==> flow/design.v <==
module MUX2(
	input [15:0] Ain,  
	input [15:0] Bin,
	input Select,  
	output [15:0] Output  
	);
	assign Output = (Select == 1'b0)? Ain : Bin;
endmodule
module MUX3(
	input [15:0] Ain,  
	input [15:0] Bin,
	input [15:0] Cin,
	input [1:0] Select,  
	output reg [15:0] Output
	);
	always @(*)
	begin
		case (Select)
		2'b00: Output = Ain;
		2'b01: Output = Bin;
		2'b10: Output = Cin;
		2'b11: Output = 16'd0;  
		endcase
	end
endmodule
module MUX4(
	input [15:0] Ain,  
	input [15:0] Bin,
	input [15:0] Cin,
	input [15:0] Din,
	input [1:0] Select,  
	output reg [15:0] Output
	);
	always @(*)
	begin
		case (Select)
		2'b00: Output = Ain;
		2'b01: Output = Bin;
		2'b10: Output = Cin;
		2'b11: Output = Din;
		endcase
	end
endmodule
module ALU(
	input [15:0] Ain,  
	input [15:0] Bin,  
	input [3:0] MODE,  
	output reg [15:0] ALUout,  
	output FLAGzero  
	);
	always @(*)  
	begin
		case (MODE)  
			4'b0000: ALUout = 16'd0;		 
			4'b0001: ALUout = Ain + Bin;	 
			4'b0010: ALUout = Ain - Bin;	 
			4'b0011: ALUout = Ain & Bin;	 
			4'b0100: ALUout = Ain | Bin;	 
			4'b0101: ALUout = Ain ^ Bin;	 
			4'b0110: ALUout = ~Ain;			 
			4'b0111: ALUout = Ain * Bin;	 
			4'b1000: ALUout = (Bin == 16'd0) ? 16'hFFFF : Ain / Bin;	 
			4'b1001: ALUout = (Bin == 16'd0) ? Ain : Ain % Bin;	 
			4'b1010: ALUout = Ain<<Bin;	 
			4'b1011: ALUout = Ain>>Bin;	 
			4'b1100: ALUout = Ain;			 
			4'b1101: ALUout = Bin;			 
			4'b1110: begin if (Ain != Bin) ALUout = 16'd1;	 
							else ALUout = 16'd0;
							end
			4'b1111: begin if (Ain < Bin) ALUout = 16'd1;		 
							else ALUout = 16'd0;
							end
		endcase
	end
	assign FLAGzero = (ALUout == 16'd0) ? 1'b1: 1'b0;	 
endmodule
module CTRLUNIT(
	input [15:0] Instruction,  
	input ZFlag,  
	output reg JFlag,  
	output reg RamWriteEN,  
	output reg [9:0] RamAddr,
	output reg [3:0] ALUCtrl,  
	output reg RegWriteEN,
	output reg [4:0] RegWriteAddr,
	output reg [4:0] RegAddrA,  
	output reg [4:0] RegAddrB,
	output reg [9:0] Immediate,  
	output reg [1:0] MuxA,  
	output reg [1:0] MuxB,
	output reg [1:0] MuxC
	);
	wire [5:0] Opcode;
	wire [9:0] Address;
	wire [4:0] AddressA, AddressB;
	assign Opcode = Instruction[15:10];  
	assign Address = Instruction[9:0];  
	assign AddressA = Address[9:5];  
	assign AddressB = Address[4:0];  
	always @(*)
	begin
		case (Opcode)
		6'b000000: begin  
					RamWriteEN 		= 1'b0;
					RegWriteEN 		= 1'b0;
					MuxA 				= 1'b00;
					MuxB 				= 2'b00;
					MuxC				= 2'b00;
					RamAddr 			= 10'b0000000000;
					RegWriteAddr 	= 5'b00000;
					RegAddrA 		= 5'b00000;
					RegAddrB 		= 5'b00000;
					JFlag				= 1'b0;
					ALUCtrl			= 4'b0000;
					Immediate		= 10'b0000000000;
					end
		6'b000001: begin  
					RamWriteEN 		= 1'b0;
					RegWriteEN 		= 1'b1;
					MuxA 				= 1'b00;
					MuxB 				= 2'b01;
					MuxC				= 2'b01;
					RamAddr 			= Address;
					RegWriteAddr 	= 5'b00001;
					RegAddrA 		= 5'b00000;
					RegAddrB 		= 5'b00000;
					JFlag				= 1'b0;
					ALUCtrl			= 4'b1101;
					Immediate		= 10'b0000000000;
					end
		6'b000010: begin  
					RamWriteEN 		= 1'b1;
					RegWriteEN 		= 1'b0;
					MuxA 				= 1'b00;
					MuxB 				= 2'b00;
					MuxC				= 2'b01;
					RamAddr 			= Address;
					RegWriteAddr 	= 5'b00000;
					RegAddrA 		= 5'b00000;
					RegAddrB 		= 5'b00001;
					JFlag				= 1'b0;
					ALUCtrl			= 4'b0000;
					Immediate		= 10'b0000000000;
					end
		6'b000011: begin  
					RamWriteEN 		= 1'b0;
					RegWriteEN 		= 1'b1;
					MuxA 				= 1'b00;
					MuxB 				= 2'b00;
					MuxC				= 2'b00;
					RamAddr 			= 10'b0000000000;
					RegWriteAddr 	= AddressB;
					RegAddrA 		= AddressA;
					RegAddrB 		= 5'b00000;
					JFlag				= 1'b0;
					ALUCtrl			= 4'b1100;
					Immediate		= 10'b0000000000;
					end
		6'b000100: begin  
					RamWriteEN 		= 1'b0;
					RegWriteEN 		= 1'b0;
					MuxA 				= 1'b00;
					MuxB 				= 2'b10;  
					MuxC				= 2'b00;
					RamAddr 			= 10'b0000000000;
					RegWriteAddr 	= 5'b00000;
					RegAddrA 		= 5'b00001;  
					RegAddrB 		= 5'b00000;
					JFlag				= ~ZFlag;  
					ALUCtrl			= 4'b1100;  
					Immediate		= Address;  
					end
		6'b000101: begin  
					RamWriteEN 		= 1'b0;
					RegWriteEN 		= 1'b0;
					MuxA 				= 1'b00;
					MuxB 				= 2'b10;
					MuxC				= 2'b00;
					RamAddr 			= 10'b0000000000;
					RegWriteAddr 	= 5'b00000;
					RegAddrA 		= 5'b00001;
					RegAddrB 		= 5'b00000;
					JFlag				= ZFlag;
					ALUCtrl			= 4'b1100;
					Immediate		= Address;
					end
		6'b000110: begin  
					RamWriteEN 		= 1'b0;
					RegWriteEN 		= 1'b0;
					MuxA 				= 1'b00;
					MuxB 				= 2'b10;
					MuxC				= 2'b00;
					RamAddr 			= 10'b0000000000;
					RegWriteAddr 	= 5'b00000;
					RegAddrA 		= 5'b00000;
					RegAddrB 		= 5'b00000;
					JFlag				= 1'b1;
					ALUCtrl			= 4'b0000;
					Immediate		= Address;
					end
		6'b000111: begin  
					RamWriteEN 		= 1'b0;
					RegWriteEN 		= 1'b1;	 
					MuxA 				= 1'b01;	 
					MuxB 				= 2'b10;  
					MuxC				= 2'b00;
					RamAddr 			= 10'b0000000000;
					RegWriteAddr 	= AddressA;
					RegAddrA 		= 5'b00000;
					RegAddrB 		= 5'b00000;
					JFlag				= 1'b0;  
					ALUCtrl			= 4'b1100;	 
					Immediate		= 10'b0000000000;
					end
		6'b001000: begin  
					RamWriteEN 		= 1'b0;
					RegWriteEN 		= 1'b0;
					MuxA 				= 1'b00;
					MuxB 				= 2'b00;  
					MuxC				= 2'b00;
					RamAddr 			= 10'b0000000000;
					RegWriteAddr 	= 5'b00000;
					RegAddrA 		= 5'b00000;
					RegAddrB 		= AddressA;  
					JFlag				= 1'b1;  
					ALUCtrl			= 4'b0000;
					Immediate		= 10'b0000000000;
					end
		6'b001001: begin  
					RamWriteEN 		= 1'b0;
					RegWriteEN 		= 1'b1;  
					MuxA 				= 1'b00;
					MuxB 				= 2'b00;
					MuxC				= 2'b00;
					RamAddr 			= 10'b0000000000;
					RegWriteAddr 	= 5'b00001;  
					RegAddrA 		= AddressA;  
					RegAddrB 		= AddressB;  
					JFlag				= 1'b0;
					ALUCtrl			= 4'b1111;  
					Immediate		= 10'b0000000000;
					end
		6'b001010: begin  
					RamWriteEN 		= 1'b0;
					RegWriteEN 		= 1'b1;  
					MuxA 				= 1'b00;
					MuxB 				= 2'b10;  
					MuxC				= 2'b00;
					RamAddr 			= 10'b0000000000;
					RegWriteAddr 	= 5'b00001;  
					RegAddrA 		= AddressA;  
					RegAddrB 		= 5'b00000;
					JFlag				= 1'b0;
					ALUCtrl			= 4'b1111;  
					Immediate		= {5'b00000, AddressB};
					end
		6'b001011: begin  
					RamWriteEN 		= 1'b0;
					RegWriteEN 		= 1'b1;  
					MuxA 				= 1'b00;
					MuxB 				= 2'b00;
					MuxC				= 2'b00;
					RamAddr 			= 10'b0000000000;
					RegWriteAddr 	= 5'b00001;  
					RegAddrA 		= AddressA;  
					RegAddrB 		= AddressB;  
					JFlag				= 1'b0;
					ALUCtrl			= 4'b1110;  
					Immediate		= 10'b0000000000;
					end
		6'b001100: begin  
					RamWriteEN 		= 1'b0;
					RegWriteEN 		= 1'b1;  
					MuxA 				= 1'b00;
					MuxB 				= 2'b10;  
					MuxC				= 2'b00;
					RamAddr 			= 10'b0000000000;
					RegWriteAddr 	= 5'b00001;  
					RegAddrA 		= AddressA;  
					RegAddrB 		= 5'b00000;
					JFlag				= 1'b0;
					ALUCtrl			= 4'b1110;  
					Immediate		= {5'b00000, AddressB};
					end
		6'b001101: begin  
					RamWriteEN 		= 1'b0;
					RegWriteEN 		= 1'b1;  
					MuxA 				= 1'b00;
					MuxB 				= 2'b10;  
					MuxC				= 2'b00;
					RamAddr 			= 10'b0000000000;
					RegWriteAddr 	= 5'b00001;  
					RegAddrA 		= 5'b00000;
					RegAddrB 		= 5'b00000;
					JFlag				= 1'b0;
					ALUCtrl			= 4'b1101;
					Immediate		= Address;  
					end
		6'b001110: begin  
					RamWriteEN 		= 1'b0;
					RegWriteEN 		= 1'b1;
					MuxA 				= 1'b00;
					MuxB 				= 2'b00;
					MuxC				= 2'b00;
					RamAddr 			= 10'b0000000000;
					RegWriteAddr 	= 5'b00001;
					RegAddrA 		= AddressA;
					RegAddrB 		= AddressB;
					JFlag				= 1'b0;
					ALUCtrl			= 4'b1010;  
					Immediate		= 10'b0000000000;
					end
		6'b001111: begin  
					RamWriteEN 		= 1'b0;
					RegWriteEN 		= 1'b1;
					MuxA 				= 1'b00;
					MuxB 				= 2'b00;
					MuxC				= 2'b00;
					RamAddr 			= 10'b0000000000;
					RegWriteAddr 	= 5'b00001;
					RegAddrA 		= AddressA;
					RegAddrB 		= AddressB;
					JFlag				= 1'b0;
					ALUCtrl			= 4'b1011;  
					Immediate		= 10'b0000000000;
					end
		6'b010000: begin  
					RamWriteEN 		= 1'b0;
					RegWriteEN 		= 1'b1;
					MuxA 				= 1'b00;
					MuxB 				= 2'b00;
					MuxC				= 2'b00;
					RamAddr 			= 10'b0000000000;
					RegWriteAddr 	= 5'b00001;
					RegAddrA 		= AddressA;
					RegAddrB 		= AddressB;
					JFlag				= 1'b0;
					ALUCtrl			= 4'b0001;
					Immediate		= 10'b0000000000;
					end
		6'b010001: begin  
					RamWriteEN 		= 1'b0;
					RegWriteEN 		= 1'b1;
					MuxA 				= 1'b00;
					MuxB 				= 2'b00;
					MuxC				= 2'b00;
					RamAddr 			= 10'b0000000000;
					RegWriteAddr 	= 5'b00001;
					RegAddrA 		= AddressA;
					RegAddrB 		= AddressB;
					JFlag				= 1'b0;
					ALUCtrl			= 4'b0010;
					Immediate		= 10'b0000000000;
					end
		6'b010010: begin  
					RamWriteEN 		= 1'b0;
					RegWriteEN 		= 1'b1;
					MuxA 				= 1'b00;
					MuxB 				= 2'b00;
					MuxC				= 2'b00;
					RamAddr 			= 10'b0000000000;
					RegWriteAddr 	= 5'b00001;
					RegAddrA 		= AddressA;
					RegAddrB 		= AddressB;
					JFlag				= 1'b0;
					ALUCtrl			= 4'b0111;
					Immediate		= 10'b0000000000;
					end
		6'b010011: begin  
					RamWriteEN 		= 1'b0;
					RegWriteEN 		= 1'b1;
					MuxA 				= 1'b00;
					MuxB 				= 2'b00;
					MuxC				= 2'b00;
					RamAddr 			= 10'b0000000000;
					RegWriteAddr 	= 5'b00001;
					RegAddrA 		= AddressA;
					RegAddrB 		= AddressB;
					JFlag				= 1'b0;
					ALUCtrl			= 4'b1000;
					Immediate		= 10'b0000000000;
					end
		6'b010100: begin  
					RamWriteEN 		= 1'b0;
					RegWriteEN 		= 1'b1;
					MuxA 				= 1'b00;
					MuxB 				= 2'b00;
					MuxC				= 2'b00;
					RamAddr 			= 10'b0000000000;
					RegWriteAddr 	= 5'b00001;
					RegAddrA 		= AddressA;
					RegAddrB 		= AddressB;
					JFlag				= 1'b0;
					ALUCtrl			= 4'b1001;
					Immediate		= 10'b0000000000;
					end
		6'b010101: begin  
					RamWriteEN 		= 1'b0;
					RegWriteEN 		= 1'b1;
					MuxA 				= 1'b00;
					MuxB 				= 2'b10;
					MuxC				= 2'b00;
					RamAddr 			= 10'b0000000000;
					RegWriteAddr 	= 5'b00001;
					RegAddrA 		= AddressA;
					RegAddrB 		= 5'b00000;
					JFlag				= 1'b0;
					ALUCtrl			= 4'b0001;
					Immediate		= {5'b00000, AddressB};
					end
		6'b010110: begin  
					RamWriteEN 		= 1'b0;
					RegWriteEN 		= 1'b1;
					MuxA 				= 1'b00;
					MuxB 				= 2'b10;
					MuxC				= 2'b00;
					RamAddr 			= 10'b0000000000;
					RegWriteAddr 	= 5'b00001;
					RegAddrA 		= AddressA;
					RegAddrB 		= 5'b00000;
					JFlag				= 1'b0;
					ALUCtrl			= 4'b0010;
					Immediate		= {5'b00000, AddressB};
					end
		6'b010111: begin  
					RamWriteEN 		= 1'b0;
					RegWriteEN 		= 1'b1;
					MuxA 				= 1'b00;
					MuxB 				= 2'b10;
					MuxC				= 2'b00;
					RamAddr 			= 10'b0000000000;
					RegWriteAddr 	= 5'b00001;
					RegAddrA 		= AddressA;
					RegAddrB 		= 5'b00000;
					JFlag				= 1'b0;
					ALUCtrl			= 4'b0111;
					Immediate		= {5'b00000, AddressB};
					end
		6'b011000: begin  
					RamWriteEN 		= 1'b0;
					RegWriteEN 		= 1'b1;
					MuxA 				= 1'b00;
					MuxB 				= 2'b10;
					MuxC				= 2'b00;
					RamAddr 			= 10'b0000000000;
					RegWriteAddr 	= 5'b00001;
					RegAddrA 		= AddressA;
					RegAddrB 		= 5'b00000;
					JFlag				= 1'b0;
					ALUCtrl			= 4'b1000;
					Immediate		= {5'b00000, AddressB};
					end
		6'b011001: begin  
					RamWriteEN 		= 1'b0;
					RegWriteEN 		= 1'b1;
					MuxA 				= 1'b00;
					MuxB 				= 2'b10;
					MuxC				= 2'b00;
					RamAddr 			= 10'b0000000000;
					RegWriteAddr 	= 5'b00001;
					RegAddrA 		= AddressA;
					RegAddrB 		= 5'b00000;
					JFlag				= 1'b0;
					ALUCtrl			= 4'b1001;
					Immediate		= {5'b00000, AddressB};
					end
		6'b011010: begin  
					RamWriteEN 		= 1'b0;
					RegWriteEN 		= 1'b1;
					MuxA 				= 1'b00;
					MuxB 				= 2'b00;
					MuxC				= 2'b00;
					RamAddr 			= 10'b0000000000;
					RegWriteAddr 	= AddressB;
					RegAddrA 		= AddressA;
					RegAddrB 		= 5'b00000;
					JFlag				= 1'b0;
					ALUCtrl			= 4'b0110;
					Immediate		= 10'b0000000000;
					end
		6'b011011: begin  
					RamWriteEN 		= 1'b0;
					RegWriteEN 		= 1'b1;
					MuxA 				= 1'b00;
					MuxB 				= 2'b00;
					MuxC				= 2'b00;
					RamAddr 			= 10'b0000000000;
					RegWriteAddr 	= 5'b00001;
					RegAddrA 		= AddressA;
					RegAddrB 		= AddressB;
					JFlag				= 1'b0;
					ALUCtrl			= 4'b0101;
					Immediate		= 10'b0000000000;
					end
		6'b011100: begin  
					RamWriteEN 		= 1'b0;
					RegWriteEN 		= 1'b1;
					MuxA 				= 1'b00;
					MuxB 				= 2'b00;
					MuxC				= 2'b00;
					RamAddr 			= 10'b0000000000;
					RegWriteAddr 	= 5'b00001;
					RegAddrA 		= AddressA;
					RegAddrB 		= AddressB;
					JFlag				= 1'b0;
					ALUCtrl			= 4'b0100;
					Immediate		= 10'b0000000000;
					end
		6'b011101: begin  
					RamWriteEN 		= 1'b0;
					RegWriteEN 		= 1'b1;
					MuxA 				= 1'b00;
					MuxB 				= 2'b00;
					MuxC				= 2'b00;
					RamAddr 			= 10'b0000000000;
					RegWriteAddr 	= 5'b00001;
					RegAddrA 		= AddressA;
					RegAddrB 		= AddressB;
					JFlag				= 1'b0;
					ALUCtrl			= 4'b0011;
					Immediate		= 10'b0000000000;
					end
		6'b011110: begin  
					RamWriteEN 		= 1'b0;
					RegWriteEN 		= 1'b1;
					MuxA 				= 1'b00;
					MuxB 				= 2'b01;  
					MuxC				= 2'b10;  
					RamAddr 			= 10'b0000000000;
					RegWriteAddr 	= AddressB;
					RegAddrA 		= AddressA;  
					RegAddrB 		= 5'b00000;
					JFlag				= 1'b0;
					ALUCtrl			= 4'b1101;  
					Immediate		= 10'b0000000000;
					end
		6'b011111: begin  
					RamWriteEN 		= 1'b1;  
					RegWriteEN 		= 1'b0;
					MuxA 				= 1'b00;  
					MuxB 				= 2'b00;
					MuxC				= 2'b10;  
					RamAddr 			= 10'b0000000000;
					RegWriteAddr 	= 5'b00000;
					RegAddrA 		= AddressB;  
					RegAddrB 		= AddressA;  
					JFlag				= 1'b0;
					ALUCtrl			= 4'b0000;
					Immediate		= 10'b0000000000;
					end
		6'b100000: begin  
					RamWriteEN 		= 1'b0;  
					RegWriteEN 		= 1'b1;
					MuxA 				= 2'b10;  
					MuxB 				= 2'b00;
					MuxC				= 2'b10;  
					RamAddr 			= 10'b0000000000;
					RegWriteAddr 	= AddressA;
					RegAddrA 		= 5'b00000;  
					RegAddrB 		= 5'b00000;  
					JFlag				= 1'b0;
					ALUCtrl			= 4'b1100;
					Immediate		= 10'b0000000000;
					end
		6'b100001: begin  
					RamWriteEN 		= 1'b0;
					RegWriteEN 		= 1'b1;
					MuxA 				= 1'b00;
					MuxB 				= 2'b10;
					MuxC				= 2'b00;
					RamAddr 			= 10'b0000000000;
					RegWriteAddr 	= 5'b00001;
					RegAddrA 		= AddressA;
					RegAddrB 		= 5'b00000;
					JFlag				= 1'b0;
					ALUCtrl			= 4'b1010;  
					Immediate		= AddressB;
				end
		6'b100010: begin  
					RamWriteEN 		= 1'b0;
					RegWriteEN 		= 1'b1;
					MuxA 				= 1'b00;
					MuxB 				= 2'b10;
					MuxC				= 2'b00;
					RamAddr 			= 10'b0000000000;
					RegWriteAddr 	= 5'b00001;
					RegAddrA 		= AddressA;
					RegAddrB 		= 5'b00000;
					JFlag				= 1'b0;
					ALUCtrl			= 4'b1011;  
					Immediate		= AddressB;
				end
		default: begin  
					RamWriteEN 		= 1'b0;
					RegWriteEN 		= 1'b0;
					MuxA 				= 1'b00;
					MuxB 				= 2'b00;
					MuxC				= 2'b00;
					RamAddr 			= 10'b0000000000;
					RegWriteAddr 	= 5'b00000;
					RegAddrA 		= 5'b00000;
					RegAddrB 		= 5'b00000;
					JFlag				= 1'b0;
					ALUCtrl			= 4'b0000;
					Immediate		= 10'b0000000000;
					end
		endcase
	end
endmodule
module REGFILE(
	input clk,  
	input En,  
	input Reset,  
	input Write,  
	input [4:0] Waddr,  
	input [15:0] Wdata,  
	input [4:0] Aaddr,  
	output [15:0] Adata,  
	input [4:0] Baddr,
	output [15:0] Bdata
	);
	integer i;
	reg [15:0] register[31:0];
	always @(posedge clk)
	begin
		if (Reset == 1'b1) begin
			for(i = 0; i < 32; i = i + 1) begin  
				register[i] <= 16'd0;
			end
		end
		else if (En == 1'b1 && Write == 1'b1) begin
			register[Waddr] <= Wdata;  
		end
	end
	assign Adata = (Aaddr == 0)? 16'd0 : register[Aaddr];
	assign Bdata = (Baddr == 0)? 16'd0 : register[Baddr];
endmodule
module PCOUNTER(
	input clk,  
	input En,  
	input [9:0] Jaddr,  
	input Jflag,  
	output reg [9:0] Caddr,  
	input Clear  
	);
	always @(posedge clk)
	begin
		if (Clear == 1'b1) begin  
			Caddr <= 10'd0;
		end
		else if (En == 1'b1) begin
			if(Jflag == 1'b1) begin  
				Caddr <= Jaddr;
			end
			else begin
				Caddr <= Caddr + 1'b1;  
			end
		end
	end
endmodule
module microcounter(
	input clk,  
	input Clear,  
	output reg [1:0] count  
	);
	always @(posedge clk)
	begin
		if (Clear == 1'b1) begin
			count <= 2'b00;
		end
		else if (count == 2'b11) begin
			count <= 2'b00;
		end
		else begin
			count <= count + 1'b1;
		end
	end
endmodule
module mips16_core(
	input clk,
	input rst,  
	output [9:0] imem_addr,
	input [15:0] imem_rdata,
	output [9:0] dmem_addr,
	output dmem_we,
	output [15:0] dmem_wdata,
	input [15:0] dmem_rdata,
	input [15:0] in_data,
	output rf_we,
	output [4:0] rf_waddr,
	output [15:0] rf_wdata
	);
	wire ramWriteEN, regWriteEN, ZFlag, JFlag;
	wire [1:0] selA, selB, selC;
	wire [15:0] muxAout, muxBout, muxCout;
	wire [9:0] Caddr, ramAddress;
	wire [15:0] Instruction;
	wire [15:0] regAdata, regBdata;
	wire [3:0] ALUop;
	wire [15:0] ALUout;
	wire [9:0] Immediate;
	wire [15:0] ramBdata;
	wire [4:0] regAread, regBread, regwrite;
	wire [1:0] microcount;
	microcounter micro(.clk(clk), .Clear(rst), .count(microcount));
	wire ramclk = (microcount == 2'b00);  
	wire regclk = (microcount == 2'b01);  
	wire instrclk = (microcount == 2'b10);  
	PCOUNTER programcounter(
		.clk(clk),
		.En(instrclk),
		.Jaddr(muxBout[9:0]),  
		.Jflag(JFlag),
		.Caddr(Caddr),
		.Clear(rst)
		);
	assign imem_addr = Caddr;
	assign Instruction = imem_rdata;
	CTRLUNIT controlunit(
		.Instruction(Instruction),  
		.ZFlag(ZFlag),  
		.JFlag(JFlag),
		.RamWriteEN(ramWriteEN),
		.RamAddr(ramAddress),
		.ALUCtrl(ALUop),
		.RegWriteEN(regWriteEN),
		.RegWriteAddr(regwrite),
		.RegAddrA(regAread),
		.RegAddrB(regBread),
		.Immediate(Immediate),
		.MuxA(selA),
		.MuxB(selB),
		.MuxC(selC)
		);
	MUX3 muxA(
		.Ain(regAdata),
		.Bin({6'd0, Caddr}),
		.Cin(in_data),
		.Select(selA),
		.Output(muxAout)
		);
	MUX3 muxB(
		.Ain(regBdata),
		.Bin(ramBdata),
		.Cin({6'd0, Immediate}),
		.Select(selB),
		.Output(muxBout)
		);
	MUX3 muxC(
		.Ain({6'd0, Caddr}),
		.Bin({6'd0, ramAddress}),
		.Cin(muxAout),
		.Select(selC),
		.Output(muxCout)
		);
	ALU arithmaticlogic(
		.Ain(muxAout),  
		.Bin(muxBout),  
		.MODE(ALUop),  
		.ALUout(ALUout),
		.FLAGzero(ZFlag)
		);
	REGFILE registers(
		.clk(clk),
		.En(regclk),
		.Reset(rst),
		.Write(regWriteEN),
		.Waddr(regwrite),
		.Wdata(ALUout),
		.Aaddr(regAread),
		.Adata(regAdata),  
		.Baddr(regBread),
		.Bdata(regBdata)  
		);
	assign dmem_addr = muxCout[9:0];
	assign dmem_we = ramclk & ramWriteEN;
	assign dmem_wdata = regBdata;
	assign ramBdata = dmem_rdata;
	reg rf_we_q;
	reg [4:0] rf_waddr_q;
	reg [15:0] rf_wdata_q;
	always @(posedge clk)
	begin
		if (rst == 1'b1) begin
			rf_we_q <= 1'b0;
		end
		else begin
			rf_we_q <= regclk & regWriteEN;
		end
		if (regclk == 1'b1) begin
			rf_waddr_q <= regwrite;
			rf_wdata_q <= ALUout;
		end
	end
	assign rf_we = rf_we_q;
	assign rf_waddr = rf_waddr_q;
	assign rf_wdata = rf_wdata_q;
endmodule
### Step by step through the tools: mips16_core

The steps from the RTL of mips16_core to its reports follow in flow order.
Lines are those of the file above, counted from 1.
Library cell names are shortened.
A cell with n/a has no value.

* design top: mips16_core
* clock: clk
* cell library: sky130hd
* timing corner: tt_025C_1v80

### After elaboration

Counts by Yosys on the flattened word-level netlist (proc, flatten, opt, wreduce; memories kept). Register bits leave out memories and registers merged into their read ports (data or address). Print and check cells are left out. Cells with the same type and inputs are merged into one.
Yosys's memory passes give these memory sizes; they may raise the number of words (mostly to a power of two), join words into wider ones and drop unused or constant bits.

* add/sub/neg operators: 4
* bitwise operators: 7
* $lt $le $gt $ge: 1
* shifts and indexed selects: 2
* reduce/logical cells: 38
* muxes and demuxes: 31
* divide/modulo/power cells: 2
* multipliers: 1
* equal/unequal tests: 62

Operators by type and width (number)
* divider 16 x 16 -> 16 bit: 1
* modulo 16 x 16 -> 16 bit: 1
* multiplier 16 x 16 -> 16 bit: 1
* case mux 16 bit (select 16 bit): 1
* case mux 16 bit (select 4 bit): 2
* == test 6 x 5 -> 1 bit (second input constant): 16
* 2-to-1 mux 16 bit: 6
* case mux 4 bit (select 15 bit): 1
* == test 6 x 4 -> 1 bit (second input constant): 8
* case mux 5 bit (select 3 bit): 3
* case mux 10 bit (select 4 bit): 1
* OR reduction 2 bit: 17
* zero test 16 bit: 2
* == test 4 bit (second input constant): 8
* OR reduction 28 bit: 1
* OR reduction 24 bit: 1
* == test 6 x 3 -> 1 bit (second input constant): 4
* OR reduction 23 bit: 1
* case mux 10 bit (select 2 bit): 1
* 2-to-1 mux 10 bit: 2
* == test 6 bit (second input constant): 3
* adder 16 bit: 1
* subtractor 16 bit: 1
* less-than comparator 16 bit: 1
* inequality test 16 bit: 1
* AND 16 bit: 1
* bitwise OR 16 bit: 1
* bitwise XOR 16 bit: 1

Not listed: further kinds 28, cells in them 60.

* word-level cells: 154
* memory cells: 1
* flip-flop bits (word level): 34
* bits in writable memories: 512
* input port bits: 50

Memory list
* registers.register: words 32, width 16, line 624 `reg [15:0] register[31:0];`

### Longest topological paths

Depth = most cells in a row (Yosys ltp): at word level without a register or memory, in the mapped netlist without a sequential cell, where the memories' decode and read muxes count.

* depth in word-level cells: 14
* ABC_AREA: 0
* depth in mapped cells: 203
* gate-level depth less buffers: 187

### Netlist

Source: synth_stat.txt of the flow (Yosys; design flattened, memories mapped). It holds for the ABC_AREA given above (unset counts as 0); a run with the other value may have another netlist.
Totals and module areas in this step are rounded.

Cell types
* edfxtp_1: number 533, area in all 1.6E+04 um2
* nor2_1: number 838, area in all 3.15E+03 um2
* ha_1: number 242, area in all 3.03E+03 um2
* nand2_1: number 701, area in all 2.63E+03 um2
* mux2i_1: number 227, area in all 2.27E+03 um2
* fa_1: number 83, area in all 1.66E+03 um2
* a21oi_1: number 287, area in all 1.44E+03 um2
* o21ai_0: number 201, area in all 1.01E+03 um2
* clkbuf_1: number 246, area in all 923.386 um2
* inv_1: number 231, area in all 867.082 um2
* nand3_1: number 155, area in all 775.744 um2
* a211oi_1: number 94, area in all 705.677 um2
* nor3_1: number 135, area in all 675.648 um2
* xnor2_1: number 67, area in all 586.813 um2
* and3_1: number 91, area in all 569.296 um2
* buf_2: number 94, area in all 470.451 um2
* a31oi_1: number 71, area in all 444.176 um2
* a22oi_1: number 59, area in all 442.925 um2

Other cell types: 91; their cells: 1189.

* cells in the netlist: 5544
* flip-flops: 546
* synthesis area: 47000 um2
* buffers: 411

The figures by module come from a second, unflattened synthesis with its own total; it is not the netlist above.

* cells (unflattened synthesis): 4612
* area total of the unflattened synthesis: 48000 um2

Each row is one instance without its submodules.

By module
* REGFILE: sequential area 15000 um2, area 28000 um2, cells 1891, times used 1
* ALU: sequential area 0.0 um2, area 16000 um2, cells 2319, times used 1
* MUX3: sequential area 0.0 um2, area 380 um2, cells 39, times used 3
* CTRLUNIT: sequential area 0.0 um2, area 1100 um2, cells 174, times used 1
* mips16_core: sequential area 650 um2, area 700 um2, cells 28, times used 1
* PCOUNTER: sequential area 200 um2, area 620 um2, cells 78, times used 1
* microcounter: sequential area 40 um2, area 75 um2, cells 5, times used 1

### Path before layout

OpenSTA on the mapped netlist: ideal clock, no wires. The path of least setup slack (recovery checks aside). Input and output delay are each 20% of the period. Register names are those of the netlist, which keeps one name where synthesis merged equal registers.

* path kind: in2reg
* start: input port imem_rdata[12]
* end: register programcounter.Caddr[3]
* arrival time: 46.048 ns
* external input delay: 8.800 ns
* library setup time: 0.070 ns
* driving pins on the path: 189
* period: 44.0 ns
* slack: -2.118 ns
* time at the first pin: 8.800 ns
* data required time: 43.930 ns
* path delay: 37.318 ns
* synthesis period reached: 46.118 ns

"path delay" is the arrival time less input delay plus setup time.
"driving pins on the path": output pins that drive a net of the path, with the launching flip-flop's if there is one; two outputs of one cell count as two.
"synthesis period reached" = period - worst setup slack (recovery checks aside). The figure is calculated, with input and output delays left at 20% of the set period.
Between the ends stands the longest chain of elaborated cells between them, by number of cells; it is not shown to be the way that was timed. Of several equally long chains one is given.
Each line given opens the expression or statement behind the cell; cells for indexed reads and writes are added by Yosys, which also makes memories of some case tables.
The chain passes a memory read, where the word-level depth is cut; so it can be longer than that depth.
At most two assigning lines are given for a register; there are more.

* path through: buf_2 and3_1 or4_1 buf_2 o31ai_4 buf_4 buf_4 mux2i_1 mux2i_1 a211o_1 o2bb2ai_1 or2_1 clkbuf_1 buf_2 buf_4 clkbuf_1 ha_1 a22oi_1 (+153 left out) a21oi_1 o21ai_0 a211o_1 o21a_1 clkbuf_1 nor2_1 nand2_1 o21ai_0 a31oi_1 o211ai_1 nor3b_1 nand4_1 nor4_2 a31oi_1 or4_1 clkbuf_1 a2bb2oi_1 a21oi_1
* cells in the longest elaborated chain: 14
* elaborated cells between the ends (all ways): 115
* classes of those cells: 2 x add/sub; 1 x mul; 2 x div; 1 x compare; 56 x eq/ne; 2 x shift; 18 x mux; 5 x logic; 27 x reduce/logical; 1 x memory

RTL lines, path after synthesis
* start, declared: line 684 `input [15:0] imem_rdata,`
* == test 6 x 2 -> 1 bit: line 103 `case (Opcode)`
* OR reduction 24 bit
* case mux 5 bit (select 3 bit): line 103
* memory (32 x 16 bit): line 624 `reg [15:0] register[31:0];`
* 2-to-1 mux 16 bit: line 636 `assign Adata = (Aaddr == 0)? 16'd0 : register[Aaddr];`
* case mux 16 bit (select 4 bit): line 18 `case (Select)`
* modulo 16 x 16 -> 16 bit: line 63 `4'b1001: ALUout = (Bin == 16'd0) ? Ain : Ain % Bin;`
* 2-to-1 mux 16 bit: line 63
* case mux 16 bit (select 16 bit): line 53 `case (MODE)`
* zero test 16 bit: line 76 `assign FLAGzero = (ALUout == 16'd0) ? 1'b1: 1'b0;`
* 2-to-1 mux 1 bit: line 76
* inverter 1 bit: line 170 `JFlag = ~ZFlag;`
* case mux 1 bit (select 3 bit): line 103
* 2-to-1 mux 10 bit: line 653 `if(Jflag == 1'b1) begin`
* end, assigned: line 654 `Caddr <= Jaddr;`
* end, assigned: line 657 `Caddr <= Caddr + 1'b1;`
* end, declared: line 644 `output reg [9:0] Caddr,`

### Path in the finished layout

Path of least setup slack in the final report of flow run 1 (OpenROAD, finished layout, wires in). Where an end is a register, its clock arrival counts in the times.

* path kind: in2reg
* start: input port imem_rdata[11]
* end: register programcounter.Caddr[3]
* data required time: 44.10 ns
* driving pins on the path: 189
* library setup time: 0.07 ns
* external input delay: 8.70 ns
* time at the first pin: 8.70 ns
* arrival time: 42.72 ns
* slack: 1.38 ns
* period: 43.5 ns

Between the ends stands the longest chain of elaborated cells between them, by number of cells; it is not shown to be the way that was timed. Of several equally long chains one is given.
The chain passes a memory read, where the word-level depth is cut; so it can be longer than that depth.
At most two assigning lines are given for a register; there are more.

* path through: buf_12 and3_4 or4_4 o31ai_4 buf_12 nor2_2 a222oi_1 a21oi_1 o211ai_1 and2_2 inv_1 nor3_2 nand3_2 nor3_4 nand2_1 a22oi_1 ha_1 nor4b_2 (+153 left out) a21oi_2 o21ai_1 a211o_1 o21a_4 buf_8 a311oi_4 o31ai_2 buf_4 nor2_4 o2111ai_4 and3_4 inv_4 nor3_4 buf_6 and4_4 or4_4 a2bb2oi_2 a21oi_1
* cells in the longest elaborated chain: 14
* elaborated cells between the ends (all ways): 115
* classes of those cells: 2 x add/sub; 1 x mul; 2 x div; 1 x compare; 56 x eq/ne; 2 x shift; 18 x mux; 5 x logic; 27 x reduce/logical; 1 x memory

RTL lines, path after layout
* start, declared: line 684 `input [15:0] imem_rdata,`
* == test 6 x 2 -> 1 bit: line 103 `case (Opcode)`
* OR reduction 24 bit
* case mux 5 bit (select 3 bit): line 103
* memory (32 x 16 bit): line 624 `reg [15:0] register[31:0];`
* 2-to-1 mux 16 bit: line 636 `assign Adata = (Aaddr == 0)? 16'd0 : register[Aaddr];`
* case mux 16 bit (select 4 bit): line 18 `case (Select)`
* modulo 16 x 16 -> 16 bit: line 63 `4'b1001: ALUout = (Bin == 16'd0) ? Ain : Ain % Bin;`
* 2-to-1 mux 16 bit: line 63
* case mux 16 bit (select 16 bit): line 53 `case (MODE)`
* zero test 16 bit: line 76 `assign FLAGzero = (ALUout == 16'd0) ? 1'b1: 1'b0;`
* 2-to-1 mux 1 bit: line 76
* inverter 1 bit: line 170 `JFlag = ~ZFlag;`
* case mux 1 bit (select 3 bit): line 103
* 2-to-1 mux 10 bit: line 653 `if(Jflag == 1'b1) begin`
* end, assigned: line 654 `Caddr <= Jaddr;`
* end, assigned: line 657 `Caddr <= Caddr + 1'b1;`
* end, declared: line 644 `output reg [9:0] Caddr,`

Some nets on the timed path still bear RTL names; the line given drives or declares the net.

Named nets, after layout (line)
* ALUout[13]: 53

Top module mips16_core; platform sky130hd; tools Yosys and OpenROAD; 5 stored runs in no particular order. Input and output delays are each 20% of the period that was set; the output load is 0.01 pF.
"reached clock period" is the run's clock period less its worst setup slack. It is reckoned from that one timing run; input and output delays stay at 20% of the period that was set.
"time on the worst setup path" means the part of the period allowed to the worst setup path (the constraints hold back 20% at inputs and 20% at outputs) less its slack; where the path has registers, the arrival times of their clocks count too.
The results are shown rounded.

### Flow run 1

Settings: `SETUP_SLACK_MARGIN=5.0`, `period_ns=43.5`, `CAP_MARGIN=20`, `CORE_MARGIN=2`, `CORE_UTILIZATION=40`, `SLEW_MARGIN=20`

- Post-synthesis cell area: 47000 um2
- Die area: 120000 um2
- Standard-cell area after layout: 60000 um2
- Final design utilization: 0.51
- Worst setup slack after layout: 1.4 ns
- Sum of negative setup slack: 0.000 ns
- Worst hold slack in the final report: 0.51 ns
- Reached clock period: 42.121 ns
- Time on the worst setup path: 33.42 ns
- Kind of the worst setup path: in2reg

### Flow run 2

Settings: `ABC_AREA=0`, `CELL_PAD_IN_SITES_DETAIL_PLACEMENT=2`, `CORE_ASPECT_RATIO=0.64`, `CORE_MARGIN=9`, `CORE_UTILIZATION=17`, `GPL_ROUTABILITY_DRIVEN=0`, `SETUP_SLACK_MARGIN=3.35`, `SLEW_MARGIN=20`, `period_ns=27.5`, `CAP_MARGIN=20`

No final report: routing broke off with GRT-0116.

### Flow run 3

Settings: `period_ns=44.0`, `CAP_MARGIN=20`, `CORE_MARGIN=2`, `CORE_UTILIZATION=40`, `SLEW_MARGIN=20`

- Post-synthesis cell area: 47000 um2
- Die area: 120000 um2
- Standard-cell area after layout: 61000 um2
- Final design utilization: 0.52
- Worst setup slack after layout: 1.2 ns
- Sum of negative setup slack: 0.000 ns
- Worst hold slack in the final report: 0.50 ns
- Reached clock period: 42.793 ns
- Time on the worst setup path: 33.99 ns
- Kind of the worst setup path: in2reg

### Flow run 4

Settings: `ABC_AREA=1`, `CAP_MARGIN=5`, `CELL_PAD_IN_SITES_GLOBAL_PLACEMENT=1`, `CORE_MARGIN=5`, `CORE_UTILIZATION=20`, `GPL_TIMING_DRIVEN=0`, `MAX_ROUTING_LAYER=met4`, `MIN_ROUTING_LAYER=met1`, `PLACE_DENSITY_LB_ADDON=0.21`, `SETUP_SLACK_MARGIN=5.0`, `SLEW_MARGIN=15`, `TNS_END_PERCENT=10`, `period_ns=37.6`

- Post-synthesis cell area: 46000 um2
- Die area: 240000 um2
- Standard-cell area after layout: 63000 um2
- Final design utilization: 0.27
- Worst setup slack after layout: -1.1 ns
- Sum of negative setup slack: -120 ns
- Worst hold slack in the final report: 0.49 ns
- Reached clock period: 38.730 ns
- Time on the worst setup path: 31.21 ns
- Kind of the worst setup path: in2reg

### Flow run 5

Settings: `ABC_AREA=1`, `CAP_MARGIN=15`, `CELL_PAD_IN_SITES_DETAIL_PLACEMENT=2`, `CORE_ASPECT_RATIO=0.81`, `CORE_MARGIN=2`, `CORE_UTILIZATION=31`, `CTS_CLUSTER_DIAMETER=278`, `HOLD_SLACK_MARGIN=0.25`, `MIN_ROUTING_LAYER=met2`, `PLACE_DENSITY_LB_ADDON=0.1`, `SETUP_SLACK_MARGIN=0.45`, `SLEW_MARGIN=5`, `period_ns=66.5`

- Post-synthesis cell area: 46000 um2
- Die area: 150000 um2
- Standard-cell area after layout: 52000 um2
- Final design utilization: 0.35
- Worst setup slack after layout: 7.1 ns
- Sum of negative setup slack: 0.000 ns
- Worst hold slack in the final report: 0.53 ns
- Reached clock period: 59.370 ns
- Time on the worst setup path: 46.07 ns
- Kind of the worst setup path: in2reg
